==> flow/design.v <==
module Block(clk, en, rst, start, ballx, bally, x, y, hitx, topbotcol, LRcol);
input clk, en, rst, start;
input [9:0] ballx, bally, x, y;
output reg hitx, topbotcol, LRcol;
reg [3:0] S, NS;
parameter
Start = 4'd0,
init = 4'd1,
display = 4'd2,
hit = 4'd3,
tb = 4'd4,
lr = 4'd5;
always@(posedge clk or negedge rst)
begin
    if(rst == 1'b0)
        S <= Start;
    else if(en)
        S <= NS;
end
always@(*)
case(S)
    Start:
        NS = init;
    init:
        NS = display;
    display:
        if((ballx > x && ballx < x + 40 && bally == y) || (ballx > x && ballx < x + 40 && bally == y + 20))
            NS = tb;
        else if((bally > y && bally < y + 20 && (ballx == x || ballx == x + 1)) || (bally > y && bally < y + 20 && (ballx == x + 40 || ballx == x + 39)))
            NS = lr;
		  else
			   NS = display;
	 lr:
		NS = hit;
	 tb:
	   NS = hit;
    hit:
        NS = hit;
    default:
        NS = S;
endcase
always@(posedge clk or negedge rst)
begin
    if(rst == 1'b0)
    begin
        hitx <= 1'b0;
        topbotcol <= 1'b0;
        LRcol <= 1'b0;
    end
    else if(en)
    begin
        case(S)
            init:
				begin
                hitx <= 1'b0;
                topbotcol <= 1'b0;
                LRcol <= 1'b0;
				end
            display:
				begin
					 begin
                    hitx <= 1'b0;
					 end
				end
				tb:
				begin
                   topbotcol <= 1'b1;
                   hitx <= 1'b1;
				end
				lr:
				begin
                   LRcol <= 1'b1;
                   hitx <= 1'b1;
				end
            hit:
				begin
                topbotcol <= 1'b0;
                LRcol <= 1'b0;
                hitx <= 1'd1;
				end
        endcase
    end
end
endmodule
module Ballmove(rst, clk, clk60, start, topbotcol, LRcol, topbotcol2, LRcol2, topbotcol3, LRcol3, topbotcol4, LRcol4, topbotcol5, LRcol5, topbotcol6, LRcol6, topbotcol7, LRcol7, topbotcol8, LRcol8, topbotcol9, LRcol9, topbotcol10, LRcol10, topbotcol11, LRcol11, topbotcol12, LRcol12, topbotcol13, LRcol13, topbotcol14, LRcol14, topbotcol15, LRcol15, topbotcol16, LRcol16, ceilingcol, walcol, padcol, padAng, ballx, bally, L);
input rst, clk, clk60, start,topbotcol, LRcol, topbotcol2, LRcol2, topbotcol3, LRcol3, topbotcol4, LRcol4, topbotcol5, LRcol5, topbotcol6, LRcol6, topbotcol7, LRcol7, topbotcol8, LRcol8, topbotcol9, LRcol9, topbotcol10, LRcol10, topbotcol11, LRcol11, topbotcol12, LRcol12, topbotcol13, LRcol13, topbotcol14, LRcol14, topbotcol15, LRcol15, topbotcol16, LRcol16, padcol, ceilingcol, walcol;
input [2:0] padAng;
output reg [9:0] ballx, bally;
output reg L;
reg [3:0] S, NS;
reg [2:0] movex, movey;
reg UD;
reg [2:0] LR;
parameter
Start = 4'd0,
Startpos = 4'd1,
Startmove = 4'd2,
Move = 4'd3,
SwitchL = 4'd4,
SwitchR = 4'd8,
Switchy = 4'd5,
Padcol = 4'd6,
Done = 4'd7,
Startx = 10'd160,
Starty = 10'd100;
always@(posedge clk or negedge rst)
begin
    if(rst == 1'b0)
        S <= Start;
    else if(clk60)
        S <= NS;
end
always@(*)
begin
    case(S)
        Start:
            NS = Startpos;
        Startpos:
         if(start == 1'b0)
				NS = Startmove;
			else
				NS = Startpos;
		Startmove:
			NS = Move;
		Move:
			if(topbotcol == 1'b1 || topbotcol2 == 1'b1 || topbotcol3 == 1'b1 || topbotcol4 == 1'b1 || topbotcol5 == 1'b1 || topbotcol6 == 1'b1 || topbotcol7 == 1'b1 || topbotcol8 == 1'b1 || topbotcol9 == 1'b1 || topbotcol10 == 1'b1 || topbotcol11 == 1'b1 || topbotcol12 == 1'b1 || topbotcol13 == 1'b1 || topbotcol14 == 1'b1 || topbotcol15 == 1'b1 || topbotcol16 == 1'b1)
				NS = Switchy;
			else
			if(bally == 10'd1)
				NS = Switchy;
			else
			if(ballx == 10'd2)
				NS = SwitchL;
			else
			if(ballx == 10'd1)
				NS = SwitchL;
			else
			if(ballx == 10'd318)
				NS = SwitchR;
			else
			if(ballx == 10'd319)
				NS = SwitchR;
			else
			if(LRcol == 1'b1 || LRcol2 == 1'b1 || LRcol3 == 1'b1 || LRcol4 == 1'b1 || LRcol5 == 1'b1 || LRcol6 == 1'b1 || LRcol7 == 1'b1 || LRcol8 == 1'b1 || LRcol9 == 1'b1 || LRcol10 == 1'b1 || LRcol11 == 1'b1 || LRcol12 == 1'b1 || LRcol13 == 1'b1 || LRcol14 == 1'b1 || LRcol15 == 1'b1 || LRcol16 == 1'b1)
				NS = SwitchL;
			else
			if(padcol == 1'b1)
				NS = Padcol;
			else
			if(bally == 240)
				NS = Done;
			else
				NS = Move;
		Switchy:
			NS = Move;
		SwitchL:
			NS = Move;
		SwitchR:
			NS = Move;
		Padcol:
			NS = Move;
		Done:
			NS = Done;
		default:
			NS = S;
	endcase
end
always@(posedge clk or negedge rst)
begin
	if(rst == 1'b0)
	begin
		ballx <= 10'd160;
		bally <= 10'd100;
		UD <= 1'b0;
		LR <= 3'd0;
		L <= 1'b0;
		movex <= 3'd0;
		movey <= 3'd0;
	end
	else if(clk60)
	begin
		case(S)
			Start: 
			begin
				ballx <= 10'd160;
				bally <= 10'd100;
			end
			Startmove:
			begin
				movex <= 3'd0;
				movey <= 3'd1;
			end
			Move:
			begin
			if(UD == 1'b0 && LR == 3'd0)
			begin
				ballx <= ballx;
				bally <= bally + 1;
			end
			else if(UD == 1'b0 && LR == 3'd1)
			begin
				ballx <= ballx - 1;
				bally <= bally + 1;
			end
			else if(UD == 1'b0 && LR == 3'd2)
			begin
				ballx <= ballx - 2;
				bally <= bally + 1;
			end
			else if(UD == 1'b0 && LR == 3'd3)
			begin
				ballx <= ballx + 1;
				bally <= bally + 1;
			end
			else if(UD == 1'b0 && LR == 3'd4)
			begin
				ballx <= ballx + 2;
				bally <= bally + 1;
			end
			else if(UD == 1'b1 && LR == 3'd0)
			begin
				ballx <= ballx;
				bally <= bally - 1;
			end
			else if(UD == 1'b1 && LR == 3'd1)
			begin
				ballx <= ballx - 1;
				bally <= bally - 1;
			end
			else if(UD == 1'b1 && LR == 3'd2)
			begin
				ballx <= ballx - 2;
				bally <= bally - 1;
			end
			else if(UD == 1'b1 && LR == 3'd3)
			begin
				ballx <= ballx + 1;
				bally <= bally - 1;
			end
			else if(UD == 1'b1 && LR == 3'd4)
			begin
				ballx <= ballx + 2;
				bally <= bally - 1;
			end
			else
			begin
				bally <= ballx;
				bally <= bally;
			end
			end
			Switchy:
			begin
				if(UD == 1'b1)
				begin
					bally <= bally + 2;
					UD <= 1'b0;
				end
				else
				begin
					bally <= bally - 2;
					UD <= 1'b1;
				end
			end
			SwitchL:
			begin
				if(LR == 3'd1)
				begin
					ballx <= ballx + 2;
					LR <= 3'd3;
				end
				else if(LR == 3'd2)
				begin
					ballx <= ballx + 3;
					LR <= 3'd4;
				end
				else
				begin
					LR <= LR;
				end
			end
			SwitchR:
			begin
				if(LR == 3'd3)
				begin
					ballx <= ballx - 2;
					LR <= 3'd1;
				end
				else if(LR == 3'd4)
				begin
					ballx <= ballx - 3;
					LR <= 3'd2;
				end
				else
				begin
					LR <= LR;
				end
			end
			Padcol:
			begin
				bally <= bally - 1;
				UD <= 1'b1;
				case(padAng)
					3'd0:
					begin
						LR <= 3'd2;
					end
					3'd1:
					begin
						LR <= 3'd1;
					end
					3'd2:
					begin
						LR <= 3'd0;
					end
					3'd3:
					begin
						LR <= 3'd3;
					end
					3'd4:
					begin
						LR <= 3'd4;
					end
				endcase
			end
			Done:
			begin
				L <= 1'b1;
			end
		endcase
	end
end
endmodule
module Paddlemove(rst, clk, clk60, L, R, start, ballx, bally, padx, pady, Padcol, PadAng);
input rst, clk, clk60, L, R, start;
input [9:0] ballx, bally;
output reg Padcol;
output reg [2:0] PadAng;
output reg [9:0] padx, pady;
reg [3:0] S,NS;
parameter
PadW = 8'd80,
PadH = 5'd20,
PadStartX = 10'd100,
PadStartY = 10'd200,
ScreenW = 10'd320,
ScreenH = 10'd240,
Start = 4'd0,
Wait = 4'd1,
MoveL = 4'd2,
MoveR = 4'd3;
always@(posedge clk or negedge rst)
begin
    if(rst == 1'b0)
        S <= Start;
    else if(clk60)
        S <= NS;
end
always@(*)
    case(S)
        Start:
            if(start == 1'b0)
                NS = Wait;
            else
                NS = Start;
        Wait:
            if(L == 1'b0)
                NS = MoveL;
            else
            if(R == 1'b0)
                NS = MoveR;
            else
            if(L^~R == 1'b0)
                NS = Wait;
            else
                NS = Wait;
        MoveL:
            if(L == 1'b0)
                NS = MoveL;
            else
                NS = Wait;
        MoveR:
            if(R == 1'b0)
                NS = MoveR;
            else
                NS = Wait;
        default:
            NS = S;
    endcase
always@(posedge clk or negedge rst)
begin
    if(rst == 1'b0)
    begin
        padx <= PadStartX;
        pady <= PadStartY;
        Padcol <= 1'b0;
        PadAng <= 3'd0;
    end
    else if(clk60)
    begin
        case(S)
            Wait:
				begin
                if(ballx > padx && ballx < padx + 17 && bally == pady)
					 begin
                    Padcol <= 1'b1;
                    PadAng <= 3'd0;
					 end
                else
                if(ballx > padx + 16 && ballx < padx + 33 && bally == pady)
					 begin
                    Padcol <= 1'b1;
                    PadAng <= 3'd1;
					 end
                else
                if(ballx > padx + 32 && ballx < padx + 49 && bally == pady)
					 begin
                    Padcol <= 1'b1;
                    PadAng <= 3'd2;
					 end
                else
                if(ballx > padx + 48 && ballx < padx + 65 && bally == pady)
					 begin
                    Padcol <= 1'b1;
                    PadAng <= 3'd3;
					 end
                else
                if(ballx > padx + 64 && ballx < padx + 80 && bally == pady)
					 begin
                    Padcol <= 1'b1;
                    PadAng <= 3'd4;
					 end
                else
					 begin
                    padx <= padx;
                    Padcol <= 1'b0;
					 end
            end
            MoveL:
				begin
                if(ballx > padx && ballx < padx + 17 && bally == pady)
					 begin
                    Padcol <= 1'b1;
                    PadAng <= 3'd0;
					 end
                else
                if(ballx > padx + 16 && ballx < padx + 33 && bally == pady)
					 begin
                    Padcol <= 1'b1;
                    PadAng <= 3'd1;
					 end
                else
                if(ballx > padx + 32 && ballx < padx + 49 && bally == pady)
					 begin
                    Padcol <= 1'b1;
                    PadAng <= 3'd2;
					 end
                else
                if(ballx > padx + 48 && ballx < padx + 65 && bally == pady)
					 begin
                    Padcol <= 1'b1;
                    PadAng <= 3'd3;
					 end
                else
                if(ballx > padx + 64 && ballx < padx + 80 && bally == pady)
					 begin
                    Padcol <= 1'b1;
                    PadAng <= 3'd4;
					 end
                else
                if(padx == 10'd0)
					 begin
                    padx <= padx;
					 end
                else
					 begin
                    padx <= padx - 1;
                    Padcol <= 1'b0;
					 end
				end
            MoveR:
				begin
                if(ballx > padx && ballx < padx + 17 && bally == pady)
					 begin
                    Padcol <= 1'b1;
                    PadAng <= 3'd0;
					 end
                else
                if(ballx > padx + 16 && ballx < padx + 33 && bally == pady)
					 begin
                    Padcol <= 1'b1;
                    PadAng <= 3'd1;
					 end
                else
                if(ballx > padx + 32 && ballx < padx + 49 && bally == pady)
					 begin
                    Padcol <= 1'b1;
                    PadAng <= 3'd2;
					 end
                else
                if(ballx > padx + 48 && ballx < padx + 65 && bally == pady)
					 begin
                    Padcol <= 1'b1;
                    PadAng <= 3'd3;
					 end
                else
                if(ballx > padx + 64 && ballx < padx + 80 && bally == pady)
					 begin
                    Padcol <= 1'b1;
                    PadAng <= 3'd4;
					 end
                else
                if(padx == 10'd240)
					 begin
                    padx <= padx;
					 end
                else
					 begin
                    padx <= padx + 1;
                    Padcol <= 1'b0;
					 end
				end
            endcase
		end
	end
endmodule
module Display(clk, rst, x, y, ballx, bally, paddlex, paddley, block1x, block1y, block2x, block2y, block3x, block3y, block4x, block4y, block5x, block5y, block6x, block6y, block7x, block7y, block8x, block8y, block9x, block9y, block10x, block10y, block11x, block11y, block12x, block12y, block13x, block13y, block14x, block14y, block15x, block15y, block16x, block16y, hit1, hit2, hit3, hit4, hit5, hit6, hit7, hit8, hit9, hit10, hit11, hit12, hit13, hit14, hit15, hit16, start, done, L, W, color);
input clk, rst, start, hit1, hit2, hit3, hit4, hit5, hit6, hit7, hit8, hit9, hit10, hit11, hit12, hit13, hit14, hit15, hit16, done, W, L;
input [9:0] x, y, ballx, bally, paddlex, paddley, block1x, block1y, block2x, block2y, block3x, block3y, block4x, block4y, block5x, block5y, block6x, block6y, block7x, block7y, block8x, block8y, block9x, block9y, block10x, block10y, block11x, block11y, block12x, block12y, block13x, block13y, block14x, block14y, block15x, block15y, block16x, block16y;
output reg [2:0] color;
reg [8:0] shift;
reg [7:0] S, NS;
parameter
Start = 8'd0,
xypos = 8'd1,
black = 8'd2,
colour = 8'd3,
white = 8'd4,
Begin = 8'd5,
Win = 8'd6,
Loss = 8'd7;
always@(posedge clk or negedge rst)
begin
	if(rst == 1'b0)
		S<= Start;
	else 
		S<= NS;
end
always@(*)
begin
case(S)
	Start:
		if(start == 1'b0)
			NS = xypos;
		else
			NS = Start;
	xypos:
		if((x > paddlex && x < paddlex + 80 && y < paddley + 10 && y > paddley) || (x > ballx - 2 && x < ballx + 2 && y > bally - 2 && y < bally + 2) && L == 1'b0 && W == 1'b0)
			NS = black;
		else if(x > block1x && x < block1x + 40 && y > block1y && y < block1y + 20 && hit1 == 1'b0 && L == 1'b0 && W == 1'b0)
			NS = colour;
		else if(x > block2x && x < block2x + 40 && y > block2y && y < block2y + 20 && hit2 == 1'b0 && L == 1'b0 && W == 1'b0)
			NS = colour;
		else if(x > block3x && x < block3x + 40 && y > block3y && y < block3y + 20 && hit3 == 1'b0 && L == 1'b0 && W == 1'b0)
			NS = colour;
		else if(x > block4x && x < block4x + 40 && y > block4y && y < block4y + 20 && hit4 == 1'b0 && L == 1'b0 && W == 1'b0)
			NS = colour;
		else if(x > block5x && x < block5x + 40 && y > block5y && y < block5y + 20 && hit5 == 1'b0 && L == 1'b0 && W == 1'b0)
			NS = colour;
		else if(x > block6x && x < block6x + 40 && y > block6y && y < block6y + 20 && hit6 == 1'b0 && L == 1'b0 && W == 1'b0)
			NS = colour;
		else if(x > block7x && x < block7x + 40 && y > block7y && y < block7y + 20 && hit7 == 1'b0 && L == 1'b0 && W == 1'b0)
			NS = colour;
		else if(x > block8x && x < block8x + 40 && y > block8y && y < block8y + 20 && hit8 == 1'b0 && L == 1'b0 && W == 1'b0)
			NS = colour;
		else if(x > block9x && x < block9x + 40 && y > block9y && y < block9y + 20 && hit9 == 1'b0 && L == 1'b0 && W == 1'b0)
			NS = colour;
		else if(x > block10x && x < block10x + 40 && y > block10y && y < block10y + 20 && hit10 == 1'b0 && L == 1'b0 && W == 1'b0)
			NS = colour;
		else if(x > block11x && x < block11x + 40 && y > block11y && y < block11y + 20 && hit11 == 1'b0 && L == 1'b0 && W == 1'b0)
			NS = colour;
		else if(x > block12x && x < block12x + 40 && y > block12y && y < block12y + 20 && hit12 == 1'b0 && L == 1'b0 && W == 1'b0)
			NS = colour;
		else if(x > block13x && x < block13x + 40 && y > block13y && y < block13y + 20 && hit13 == 1'b0 && L == 1'b0 && W == 1'b0)
			NS = colour;
		else if(x > block14x && x < block14x + 40 && y > block14y && y < block14y + 20 && hit14 == 1'b0 && L == 1'b0 && W == 1'b0)
			NS = colour;
		else if(x > block15x && x < block15x + 40 && y > block15y && y < block15y + 20 && hit15 == 1'b0 && L == 1'b0 && W == 1'b0)
			NS = colour;
		else if(x > block16x && x < block16x + 40 && y > block16y && y < block16y + 20 && hit16 == 1'b0 && L == 1'b0 && W == 1'b0)
			NS = colour;
		else if(L == 1'b1)
			NS = Loss;
		else if(W == 1'b1)
			NS = Win;
		else 
			NS = white;
	black:
		NS = xypos;
	colour:
		NS = xypos;
	white:
		NS = xypos;
	Win:
		NS = xypos;
	Loss:
		NS = xypos;
	default:
		NS = S;
endcase
end
always@(posedge clk or negedge rst)
begin
	if(rst == 1'b0)
	begin
		color <= 3'b111;
	end
	else
	begin
		case (S)
			Start:
			begin
			color <= 3'b000;
			end
			black:
			begin
			color <= 3'b001;
			end
			colour:
			begin
			color <= 3'b010;
			end
			white:
			begin
			color <= 3'b011;
			end
			Win:
			begin
			color <= 3'b100;
			end
			Loss:
			begin
			color <= 3'b101;
			end
			default:
			begin
			color <= 3'b111;
			end
		endcase
	end
end
endmodule
module BreakoutControl(clk_50, strt, rst, L, R, tick, color, pix_x, pix_y, ball_x, ball_y, pad_x, bricks, win, lose);
input clk_50;
input strt, rst, L, R;
input tick;
output [2:0] color;
output [8:0] pix_x;
output [7:0] pix_y;
output [9:0] ball_x;
output [9:0] ball_y;
output [9:0] pad_x;
output [15:0] bricks;
output win, lose;
parameter 
Start = 4'd0,
Play = 4'd1,
Win = 4'd2,
Lose = 4'd3,
block1x = 10'd1,
block1y = 10'd50,
block2x = 10'd41,
block2y = 10'd50,
block3x = 10'd81,
block3y = 10'd50,
block4x = 10'd121,
block4y = 10'd50,
block5x = 10'd161,
block5y = 10'd50,
block6x = 10'd201,
block6y = 10'd50,
block7x = 10'd241,
block7y = 10'd50,
block8x = 10'd281,
block8y = 10'd50,
block9x = 10'd1,
block9y = 10'd19,
block10x = 10'd41,
block10y = 10'd19,
block11x = 10'd81,
block11y = 10'd19,
block12x = 10'd121,
block12y = 10'd19,
block13x = 10'd161,
block13y = 10'd19,
block14x = 10'd201,
block14y = 10'd19,
block15x = 10'd241,
block15y = 10'd19,
block16x = 10'd281,
block16y = 10'd19;
wire [2:0] color;
reg [3:0] S,NS;
reg W, done, start_state, ph25; 
reg [9:0] x, y;
wire [9:0] ballx, bally, padx, pady;
wire [2:0] PadAng;
wire padcol, topbotcol, LRcol, topbotcol2, LRcol2, topbotcol3, LRcol3, topbotcol4, LRcol4, topbotcol5, LRcol5, topbotcol6, LRcol6, topbotcol7, LRcol7, topbotcol8, LRcol8, topbotcol9, LRcol9, topbotcol10, LRcol10, topbotcol11, LRcol11, topbotcol12, LRcol12, topbotcol13, LRcol13, topbotcol14, LRcol14, topbotcol15, LRcol15, topbotcol16, LRcol16, ceilingcol, walcol, Lo;
wire Hit1, Hit2, Hit3, Hit4, Hit5, Hit6, Hit7, Hit8, Hit9, Hit10, Hit11, Hit12, Hit13, Hit14, Hit15, Hit16;
wire clk60;
assign clk60 = tick;
Paddlemove pad(rst, clk_50, clk60, L, R, strt, ballx, bally, padx, pady, padcol, PadAng);
Block blk1(clk_50, clk60, rst, strt, ballx, bally, block1x, block1y, Hit1, topbotcol, LRcol);
Block blk2(clk_50, clk60, rst, strt, ballx, bally, block2x, block2y, Hit2, topbotcol2, LRcol2);
Block blk3(clk_50, clk60, rst, strt, ballx, bally, block3x, block3y, Hit3, topbotcol3, LRcol3);
Block blk4(clk_50, clk60, rst, strt, ballx, bally, block4x, block4y, Hit4, topbotcol4, LRcol4);
Block blk5(clk_50, clk60, rst, strt, ballx, bally, block5x, block5y, Hit5, topbotcol5, LRcol5);
Block blk6(clk_50, clk60, rst, strt, ballx, bally, block6x, block6y, Hit6, topbotcol6, LRcol6);
Block blk7(clk_50, clk60, rst, strt, ballx, bally, block7x, block7y, Hit7, topbotcol7, LRcol7);
Block blk8(clk_50, clk60, rst, strt, ballx, bally, block8x, block8y, Hit8, topbotcol8, LRcol8);
Block blk9(clk_50, clk60, rst, strt, ballx, bally, block9x, block9y, Hit9, topbotcol9, LRcol9);
Block blk10(clk_50, clk60, rst, strt, ballx, bally, block10x, block10y, Hit10, topbotcol10, LRcol10);
Block blk11(clk_50, clk60, rst, strt, ballx, bally, block11x, block11y, Hit11, topbotcol11, LRcol11);
Block blk12(clk_50, clk60, rst, strt, ballx, bally, block12x, block12y, Hit12, topbotcol12, LRcol12);
Block blk13(clk_50, clk60, rst, strt, ballx, bally, block13x, block13y, Hit13, topbotcol13, LRcol13);
Block blk14(clk_50, clk60, rst, strt, ballx, bally, block14x, block14y, Hit14, topbotcol14, LRcol14);
Block blk15(clk_50, clk60, rst, strt, ballx, bally, block15x, block15y, Hit15, topbotcol15, LRcol15);
Block blk16(clk_50, clk60, rst, strt, ballx, bally, block16x, block16y, Hit16, topbotcol16, LRcol16);
Ballmove ball(rst, clk_50, clk60, strt, topbotcol, LRcol, topbotcol2, LRcol2, topbotcol3, LRcol3, topbotcol4, LRcol4, topbotcol5, LRcol5, topbotcol6, LRcol6, topbotcol7, LRcol7, topbotcol8, LRcol8, topbotcol9, LRcol9, topbotcol10, LRcol10, topbotcol11, LRcol11, topbotcol12, LRcol12, topbotcol13, LRcol13, topbotcol14, LRcol14, topbotcol15, LRcol15, topbotcol16, LRcol16, ceilingcol, walcol, padcol, PadAng, ballx, bally, Lo);
Display dis(clk_50, rst, x, y, ballx, bally, padx, pady, block1x, block1y, block2x, block2y, block3x, block3y, block4x, block4y, block5x, block5y, block6x, block6y, block7x, block7y, block8x, block8y, block9x, block9y, block10x, block10y, block11x, block11y, block12x, block12y, block13x, block13y, block14x, block14y, block15x, block15y, block16x, block16y, Hit1, Hit2, Hit3, Hit4, Hit5, Hit6, Hit7, Hit8, Hit9, Hit10, Hit11, Hit12, Hit13, Hit14, Hit15, Hit16, strt, done, Lo, W, color);
assign pix_x = x[8:0];
assign pix_y = y[7:0];
assign ball_x = ballx;
assign ball_y = bally;
assign pad_x = padx;
assign bricks = {Hit16, Hit15, Hit14, Hit13, Hit12, Hit11, Hit10, Hit9, Hit8, Hit7, Hit6, Hit5, Hit4, Hit3, Hit2, Hit1};
assign win = W;
assign lose = Lo;
always @(posedge clk_50 or negedge rst) begin
	if (rst == 1'b0) begin
		ph25 <= 0;
	end else begin
		ph25 <= ~ph25;
	end
end
always @(posedge clk_50 or negedge rst) begin
	if (rst == 1'b0) begin
		x <= 0;
		y <= 0;
	end else if (ph25 == 1'b0) begin
		if (x == 10'd320) begin
			x <= 0;
			if (y == 10'd240) begin
				y <= 0;
			end else begin
				y <= y + 10'd1;
			end
		end else begin
			x <= x + 10'd1;
		end
	end
end
always@(posedge clk_50 or negedge rst)
begin
	if(rst == 1'b0)
		S<= Start;
	else 
		S<= NS;
end
always@(*)
begin
case(S)
	Start:
		if(strt == 1'b0)
			NS = Play;
		else 
			NS = Start;
	Play:
		if(Hit1 == 1'b1 && Hit2 == 1'b1 && Hit3 == 1'b1 && Hit4 == 1'b1 && Hit5 == 1'b1 && Hit6 == 1'b1 && Hit7 == 1'b1 && Hit8 == 1'b1 && Hit9 == 1'b1 && Hit10 == 1'b1 && Hit11 == 1'b1 && Hit12 == 1'b1 && Hit13 == 1'b1 && Hit14 == 1'b1 && Hit15 == 1'b1 && Hit16 == 1'b1)
			NS = Win;
		else 
			if(Lo == 1'b1)
				NS = Lose;
			else
			NS = Play;
	Win:
		NS = Win;
	Lose: 
		NS = Lose;
	default:
		NS = S;
endcase
end
always@(posedge clk_50 or negedge rst)
begin
	if(rst == 1'b0)
	begin 
		done <= 1'b0;
		W <= 1'b0;
		start_state <= 1'b1;
	end
	else 
	begin
		case (S)
			Start:
			begin
				done <= 1'b0;
				W <= 1'b0;
			end
			Win:
			begin
				W <= 1'b1;
			end
		endcase
	end
end
endmodule	
======== From RTL to reports: BreakoutControl ========
Each step is given for the RTL above and for the edited RTL.
Lines under "before" count in the file above, lines under "after" in the edited file.
"difference": "after" minus "before" as printed here. "rel. change": 100 x difference / "before".
Not given: --
set-up
  top ..................................... BreakoutControl
  clock ................................... clk_50
  library ................................. sky130hd
  corner .................................. tt_025C_1v80

======== The edit ========
The edit as a unified diff against the file above.
This change comes from a script, not from a designer. The edited design behaves differently; no optimisation was intended.
begin of diff
@@ -729,5 +729,7 @@
 Display dis(clk_50, rst, x, y, ballx, bally, padx, pady, block1x, block1y, block2x, block2y, block3x, block3y, block4x, block4y, block5x, block5y, block6x, block6y, block7x, block7y, block8x, block8y, block9x, block9y, block10x, block10y, block11x, block11y, block12x, block12y, block13x, block13y, block14x, block14y, block15x, block15y, block16x, block16y, Hit1, Hit2, Hit3, Hit4, Hit5, Hit6, Hit7, Hit8, Hit9, Hit10, Hit11, Hit12, Hit13, Hit14, Hit15, Hit16, strt, done, Lo, W, color);
 assign pix_x = x[8:0];
-assign pix_y = y[7:0];
+reg [7:0] pix_y_ff;
+always @(posedge clk_50) pix_y_ff <= y[7:0];
+assign pix_y = pix_y_ff;
 assign ball_x = ballx;
 assign ball_y = bally;
end of diff

======== After elaboration ========
Counts by Yosys on the flattened word-level netlist (proc, flatten, opt, wreduce; memories kept). Register bits leave out memories and registers merged into their read ports (data or address). Print and check cells are left out.
storage and ports
  what                             before  after  difference  rel. change (%)
  flip-flop bits (word level)      196     204    +8          +4.08
  bits in latches                  0       0      0           --
  bits in writable memories        0       0      0           --
  bits in read-only memories       0       0      0           --
  clocked read ports x word width  0       0      0           --
  memory cells                     0       0      0           --
  bits of input ports              6       6      0           0.00
  output and inout bits            68      68     0           0.00
  elaborated cells                 1,069   1,070  +1          +0.09
operators by class
  what                           before  after  difference  rel. change (%)
  add/subtract/negate cells      23      23     0           0.00
  multipliers                    0       0      0           --
  div/mod/pow operators          0       0      0           --
  order comparisons              58      58     0           0.00
  equality and inequality tests  167     167    0           0.00
  shifts and indexed selects     0       0      0           --
  muxes and demuxes              212     212    0           0.00
  bitwise gates (word level)     20      20     0           0.00
  reduce/logical cells           508     508    0           0.00
Operator kinds equal on both sides are left out: 83.

======== Logic depth ========
Longest topological path by Yosys (ltp), each cell counted once; first at word level (registers and memories cut), then after technology mapping (sequential cells cut; the memories' decode and read muxes count).
depth
  what                           before  after  difference  rel. change (%)
  word-level depth               25      25     0           0.00
  ABC_AREA                       0       0      --          --
  mapped depth                   17      17     0           0.00
  gate-level depth less buffers  15      15     0           0.00

======== Synthesis result ========
Yosys stat after the flow's synthesis: flattened, memories mapped to cells. It holds for the ABC_AREA given above (unset counts as 0); a run with the other value may have another netlist.
synthesis totals
  what                             before    after     difference  rel. change (%)
  standard cells after synthesis   2,025     2,042     +17         +0.84
  mapped area (um^2)               17,346.6  17,423.0  +76.4       +0.44
  area of sequential cells (um^2)  5,921.9   6,082.1   +160.2      +2.71
  flip-flop cells                  235       243       +8          +3.40
  buffers                          136       132       -4          -2.94
cells by type
  type                        before  after  difference  rel. change (%)
  sky130_fd_sc_hd__nor2_1     159     196    +37         +23.27
  sky130_fd_sc_hd__nor3_1     42      68     +26         +61.90
  sky130_fd_sc_hd__o21a_1     41      15     -26         -63.41
  sky130_fd_sc_hd__o31ai_1    28      9      -19         -67.86
  sky130_fd_sc_hd__o2bb2ai_1  1       19     +18         +1,800.00
  sky130_fd_sc_hd__inv_1      94      77     -17         -18.09
  sky130_fd_sc_hd__o21ai_0    157     172    +15         +9.55
  sky130_fd_sc_hd__a21oi_1    122     135    +13         +10.66
  sky130_fd_sc_hd__a221oi_1   15      5      -10         -66.67
  sky130_fd_sc_hd__o22ai_1    28      19     -9          -32.14
  sky130_fd_sc_hd__buf_4      34      26     -8          -23.53
  sky130_fd_sc_hd__buf_2      12      4      -8          -66.67
  sky130_fd_sc_hd__mux2i_1    8       16     +8          +100.00
  sky130_fd_sc_hd__dfxtp_1    0       8      +8          --
  sky130_fd_sc_hd__clkbuf_1   81      87     +6          +7.41
  sky130_fd_sc_hd__xor2_1     24      18     -6          -25.00
  sky130_fd_sc_hd__nand3_1    59      54     -5          -8.47
  sky130_fd_sc_hd__and3_1     15      10     -5          -33.33
Cell types equal on both sides are left out: 15.
The list need not be complete.
By module: a second synthesis without flattening, with its own total; a netlist apart from the flattened one above.
unflattened totals
  what                                            before    after     difference  rel. change (%)
  cells (unflattened synthesis)                   7,654     7,709     +55         +0.72
  area total of the unflattened synthesis (um^2)  59,752.3  60,095.1  +342.8      +0.57
Rows give one instance, submodules left out.
modules, before
  module           instances  cells  area (um^2)  seq. area (um^2)
  Block            16         255    1,965.6      226.5
  Display          1          2,493  19,307.3     255.2
  Ballmove         1          486    3,876.2      909.6
  Paddlemove       1          432    3,590.9      455.4
  BreakoutControl  1          163    1,527.7      626.9
modules, after
  module           instances  cells  area (um^2)  seq. area (um^2)
  Block            16         255    1,965.6      226.5
  Display          1          2,539  19,378.6     255.2
  Ballmove         1          486    3,876.2      909.6
  Paddlemove       1          450    3,739.8      455.4
  BreakoutControl  1          154    1,650.3      787.0

======== Worst setup path after synthesis ========
OpenSTA on the mapped netlist: ideal clock, no wires. The path of least setup slack (recovery checks aside). Input and output delay are each 20% of the period. Register names are those of the netlist, which keeps one name where synthesis merged equal registers.
timing after synthesis
  what                               before                  after                 difference  rel. change (%)
  path type                          reg2reg                 reg2reg               --          --
  start                              register ball.bally[1]  register pad.padx[0]  --          --
  end                                register dis.S          register pad.padx[1]  --          --
  clock period (ns)                  10.0                    10.0                  0.0         0.00
  setup time (ns)                    0.120                   0.125                 +0.005      --
  launch time at the first pin (ns)  0.000                   0.000                 0.000       --
  arrival (ns)                       3.644                   3.613                 -0.031      -0.85
  data required time (ns)            9.880                   9.875                 -0.005      -0.05
  slack (ns)                         6.236                   6.262                 +0.026      --
  delay of the path (ns)             3.764                   3.738                 -0.026      -0.69
  stages                             16                      17                    +1          +6.25
  path buffers                       0                       1                     +1          --
  synthesis period reached (ns)      3.764                   3.738                 -0.026      -0.69
"delay of the path" = arrival - input delay + setup time.
"stages" counts driving pins, that of a launching flip-flop among them; a cell with two outputs on the path counts twice.
"synthesis period reached" is the clock period less the worst setup slack; recovery checks do not enter. This is arithmetic on one report: input and output delays are still those of the set period (20% each).
An end named without its bit number is one bit of that signal or, where synthesis recoded a state register, one of its new flip-flops.
Between the ends stands the longest chain of elaborated cells between them, by number of cells; it is not shown to be the way that was timed. Of several equally long chains one is given.
Each line given opens the expression or statement behind the cell; cells for indexed reads and writes are added by Yosys, which also makes memories of some case tables.
A register here has more assigning lines than the two given.
on the way, after synthesis, before
  path through ............................ sky130_fd_sc_hd__dfrtp_1 > sky130_fd_sc_hd__inv_1 > sky130_fd_sc_hd__ha_1 > sky130_fd_sc_hd__nand2_1 > sky130_fd_sc_hd__or3_1 > sky130_fd_sc_hd__or3_1 > sky130_fd_sc_hd__xor2_1 > sky130_fd_sc_hd__ha_1 > sky130_fd_sc_hd__o21a_1 > sky130_fd_sc_hd__o22ai_1 > sky130_fd_sc_hd__a2111oi_0 > sky130_fd_sc_hd__nand3_1 > sky130_fd_sc_hd__a31o_2 > sky130_fd_sc_hd__a221oi_1 > sky130_fd_sc_hd__a211oi_1 > sky130_fd_sc_hd__and3b_1
RTL lines, path after synthesis, before
  what                line  text
  start: declaration  88    output reg [9:0] ballx, bally;
  start: assignment   198   bally <= bally + 1;
  start: assignment   203   bally <= bally + 1;
  end: assignment     544   S<= Start;
  end: assignment     546   S<= NS;
  end: declaration    531   reg [7:0] S, NS;
before: No chain of elaborated cells between the ends is given.
on the way, after synthesis, after
  path through ............................ sky130_fd_sc_hd__dfrtp_1 > sky130_fd_sc_hd__inv_1 > sky130_fd_sc_hd__nor4_1 > sky130_fd_sc_hd__nor2_1 > sky130_fd_sc_hd__inv_1 > sky130_fd_sc_hd__a21oi_1 > sky130_fd_sc_hd__nor2_1 > sky130_fd_sc_hd__xnor2_1 > sky130_fd_sc_hd__ha_1 > sky130_fd_sc_hd__a2111o_1 > sky130_fd_sc_hd__a211o_1 > sky130_fd_sc_hd__a31oi_1 > sky130_fd_sc_hd__o311ai_0 > sky130_fd_sc_hd__nand4_1 > sky130_fd_sc_hd__or3_1 > sky130_fd_sc_hd__buf_4 > sky130_fd_sc_hd__mux2_2
  cells in the longest elaborated chain ... 10
  elaborated cells on any way between the ends .. 59
  classes of those cells .................. add/sub (11); compare (10); eq/ne (13); mux (13); reduce/logical (12)
RTL lines, path after synthesis, after
  what                                line  text
  start: declaration                  338   output reg [9:0] padx, pady;
  start: assignment                   393   padx <= PadStartX;
  start: assignment                   434   padx <= padx;
  adder 10 x 7 -> 11 bit              506   if(ballx > padx + 64 && ballx < padx + 80 && bally == pady)
  > comparator 10 x 32 -> 1 bit       506
  logical AND 1 bit x2                506
  2-to-1 mux 10 bit                   506
  2-to-1 mux 10 bit                   500   if(ballx > padx + 48 && ballx < padx + 65 && bally == pady)
  2-to-1 mux 10 bit                   494   if(ballx > padx + 32 && ballx < padx + 49 && bally == pady)
  2-to-1 mux 10 bit                   488   if(ballx > padx + 16 && ballx < padx + 33 && bally == pady)
  2-to-1 mux 10 bit                   482   if(ballx > padx && ballx < padx + 17 && bally == pady)
  parallel mux 10 bit (select 2 bit)  400   case(S)
  end: assignment                     393
  end: assignment                     434
  end: declaration                    338

======== Timing after layout ========
Path of least setup slack in the final report of the runs of pair 1 (OpenROAD, finished layout, wires in). Where an end is a register, its clock arrival counts in the times.
timing after layout
  what                               before                  after                 difference  rel. change (%)
  path type                          reg2reg                 reg2reg               --          --
  start                              register ball.ballx[1]  register pad.padx[0]  --          --
  end                                register dis.S          register pad.padx[5]  --          --
  clock period (ns)                  10.0                    10.0                  0.0         0.00
  setup time (ns)                    0.11                    0.07                  -0.04       --
  launch time at the first pin (ns)  0.55                    0.58                  +0.03       +5.45
  arrival (ns)                       5.06                    5.34                  +0.28       +5.53
  data required time (ns)            10.44                   10.50                 +0.06       +0.57
  slack (ns)                         5.38                    5.16                  -0.22       --
  stages                             15                      16                    +1          +6.67
  path buffers                       0                       0                     0           --
An end named without its bit number is one bit of that signal or, where synthesis recoded a state register, one of its new flip-flops.
Between the ends stands the longest chain of elaborated cells between them, by number of cells; it is not shown to be the way that was timed. Of several equally long chains one is given.
A register here has more assigning lines than the two given.
on the way, after layout, before
  path through ............................ sky130_fd_sc_hd__dfrtp_1 > sky130_fd_sc_hd__inv_1 > sky130_fd_sc_hd__ha_1 > sky130_fd_sc_hd__nor3b_1 > sky130_fd_sc_hd__nand2_1 > sky130_fd_sc_hd__xnor2_1 > sky130_fd_sc_hd__ha_1 > sky130_fd_sc_hd__o21a_1 > sky130_fd_sc_hd__o22ai_1 > sky130_fd_sc_hd__a2111oi_0 > sky130_fd_sc_hd__nand3_1 > sky130_fd_sc_hd__a31o_2 > sky130_fd_sc_hd__a221oi_1 > sky130_fd_sc_hd__a211oi_1 > sky130_fd_sc_hd__and3b_1
RTL lines, path after layout, before
  what                line  text
  start: declaration  88    output reg [9:0] ballx, bally;
  start: assignment   197   ballx <= ballx;
  start: assignment   202   ballx <= ballx - 1;
  end: assignment     544   S<= Start;
  end: assignment     546   S<= NS;
  end: declaration    531   reg [7:0] S, NS;
before: No chain of elaborated cells between the ends is given.
on the way, after layout, after
  path through ............................ sky130_fd_sc_hd__dfrtp_1 > sky130_fd_sc_hd__inv_1 > sky130_fd_sc_hd__nor4_1 > sky130_fd_sc_hd__nor2_1 > sky130_fd_sc_hd__inv_1 > sky130_fd_sc_hd__a21oi_1 > sky130_fd_sc_hd__nor2_1 > sky130_fd_sc_hd__xnor2_1 > sky130_fd_sc_hd__ha_1 > sky130_fd_sc_hd__a2111o_1 > sky130_fd_sc_hd__a211o_1 > sky130_fd_sc_hd__a31oi_1 > sky130_fd_sc_hd__o311ai_0 > sky130_fd_sc_hd__nand4_1 > sky130_fd_sc_hd__or3_1 > sky130_fd_sc_hd__mux2_1
  cells in the longest elaborated chain ... 10
  elaborated cells on any way between the ends .. 59
  classes of those cells .................. add/sub (11); compare (10); eq/ne (13); mux (13); reduce/logical (12)
RTL lines, path after layout, after
  what                                line  text
  start: declaration                  338   output reg [9:0] padx, pady;
  start: assignment                   393   padx <= PadStartX;
  start: assignment                   434   padx <= padx;
  adder 10 x 7 -> 11 bit              506   if(ballx > padx + 64 && ballx < padx + 80 && bally == pady)
  > comparator 10 x 32 -> 1 bit       506
  logical AND 1 bit x2                506
  2-to-1 mux 10 bit                   506
  2-to-1 mux 10 bit                   500   if(ballx > padx + 48 && ballx < padx + 65 && bally == pady)
  2-to-1 mux 10 bit                   494   if(ballx > padx + 32 && ballx < padx + 49 && bally == pady)
  2-to-1 mux 10 bit                   488   if(ballx > padx + 16 && ballx < padx + 33 && bally == pady)
  2-to-1 mux 10 bit                   482   if(ballx > padx && ballx < padx + 17 && bally == pady)
  parallel mux 10 bit (select 2 bit)  400   case(S)
  end: assignment                     393
  end: assignment                     434
  end: declaration                    338

======== Flow runs ========
Both versions went through the flow (Yosys, OpenROAD) with the same settings in each pair. Constraints: input delay and output delay 20% of the set period each, output load 0.01 pF.
flow settings, pair 1
  CORE_UTILIZATION ........................ 40
  period_ns ............................... 10.0
  CAP_MARGIN .............................. 20
  CORE_MARGIN ............................. 2
  SLEW_MARGIN ............................. 20
results, pair 1
  what                                    before    after     difference  rel. change (%)
  Yosys chip area after synthesis (um^2)  17,346.6  17,423.0  +76.4       +0.44
  total die area (um^2)                   45,047.9  45,243.4  +195.5      +0.43
  post-route utilization (%)              44.8      44.9      +0.1        --
  setup slack of the worst path (ns)      5.377     5.163     -0.214      --
  post-route setup TNS (ns)               0.000     0.000     0.000       --
  worst hold slack after layout (ns)      0.458     0.462     +0.004      --
  overall power (uW)                      4,581     3,681     -900        -19.65
  clock period achieved (ns)              4.623     4.837     +0.214      +4.63
flow settings, pair 2
  ABC_AREA ................................ 0
  CORE_UTILIZATION ........................ 61
  CTS_CLUSTER_DIAMETER .................... 325
  CTS_CLUSTER_SIZE ........................ 66
  MAX_ROUTING_LAYER ....................... met4
  SLEW_MARGIN ............................. 15
  period_ns ............................... 6.62
  CAP_MARGIN .............................. 20
  CORE_MARGIN ............................. 2
results, pair 2
  what                                    before    after     difference  rel. change (%)
  Yosys chip area after synthesis (um^2)  17,346.6  17,423.0  +76.4       +0.44
  total die area (um^2)                   29,802.8  29,930.7  +127.9      +0.43
  post-route utilization (%)              65.4      65.8      +0.4        --
  setup slack of the worst path (ns)      1.925     1.645     -0.280      --
  post-route setup TNS (ns)               0.000     0.000     0.000       --
  worst hold slack after layout (ns)      0.497     0.494     -0.003      --
  overall power (uW)                      5,953     4,667     -1,286      -21.60
  clock period achieved (ns)              4.695     4.974     +0.279      +5.94
"clock period achieved" means the clock period less the worst setup slack. The figure is calculated, with input and output delays left at 20% of the set period.
"overall power" rests on the timing tool's default activity at the inputs, not on a simulated workload.
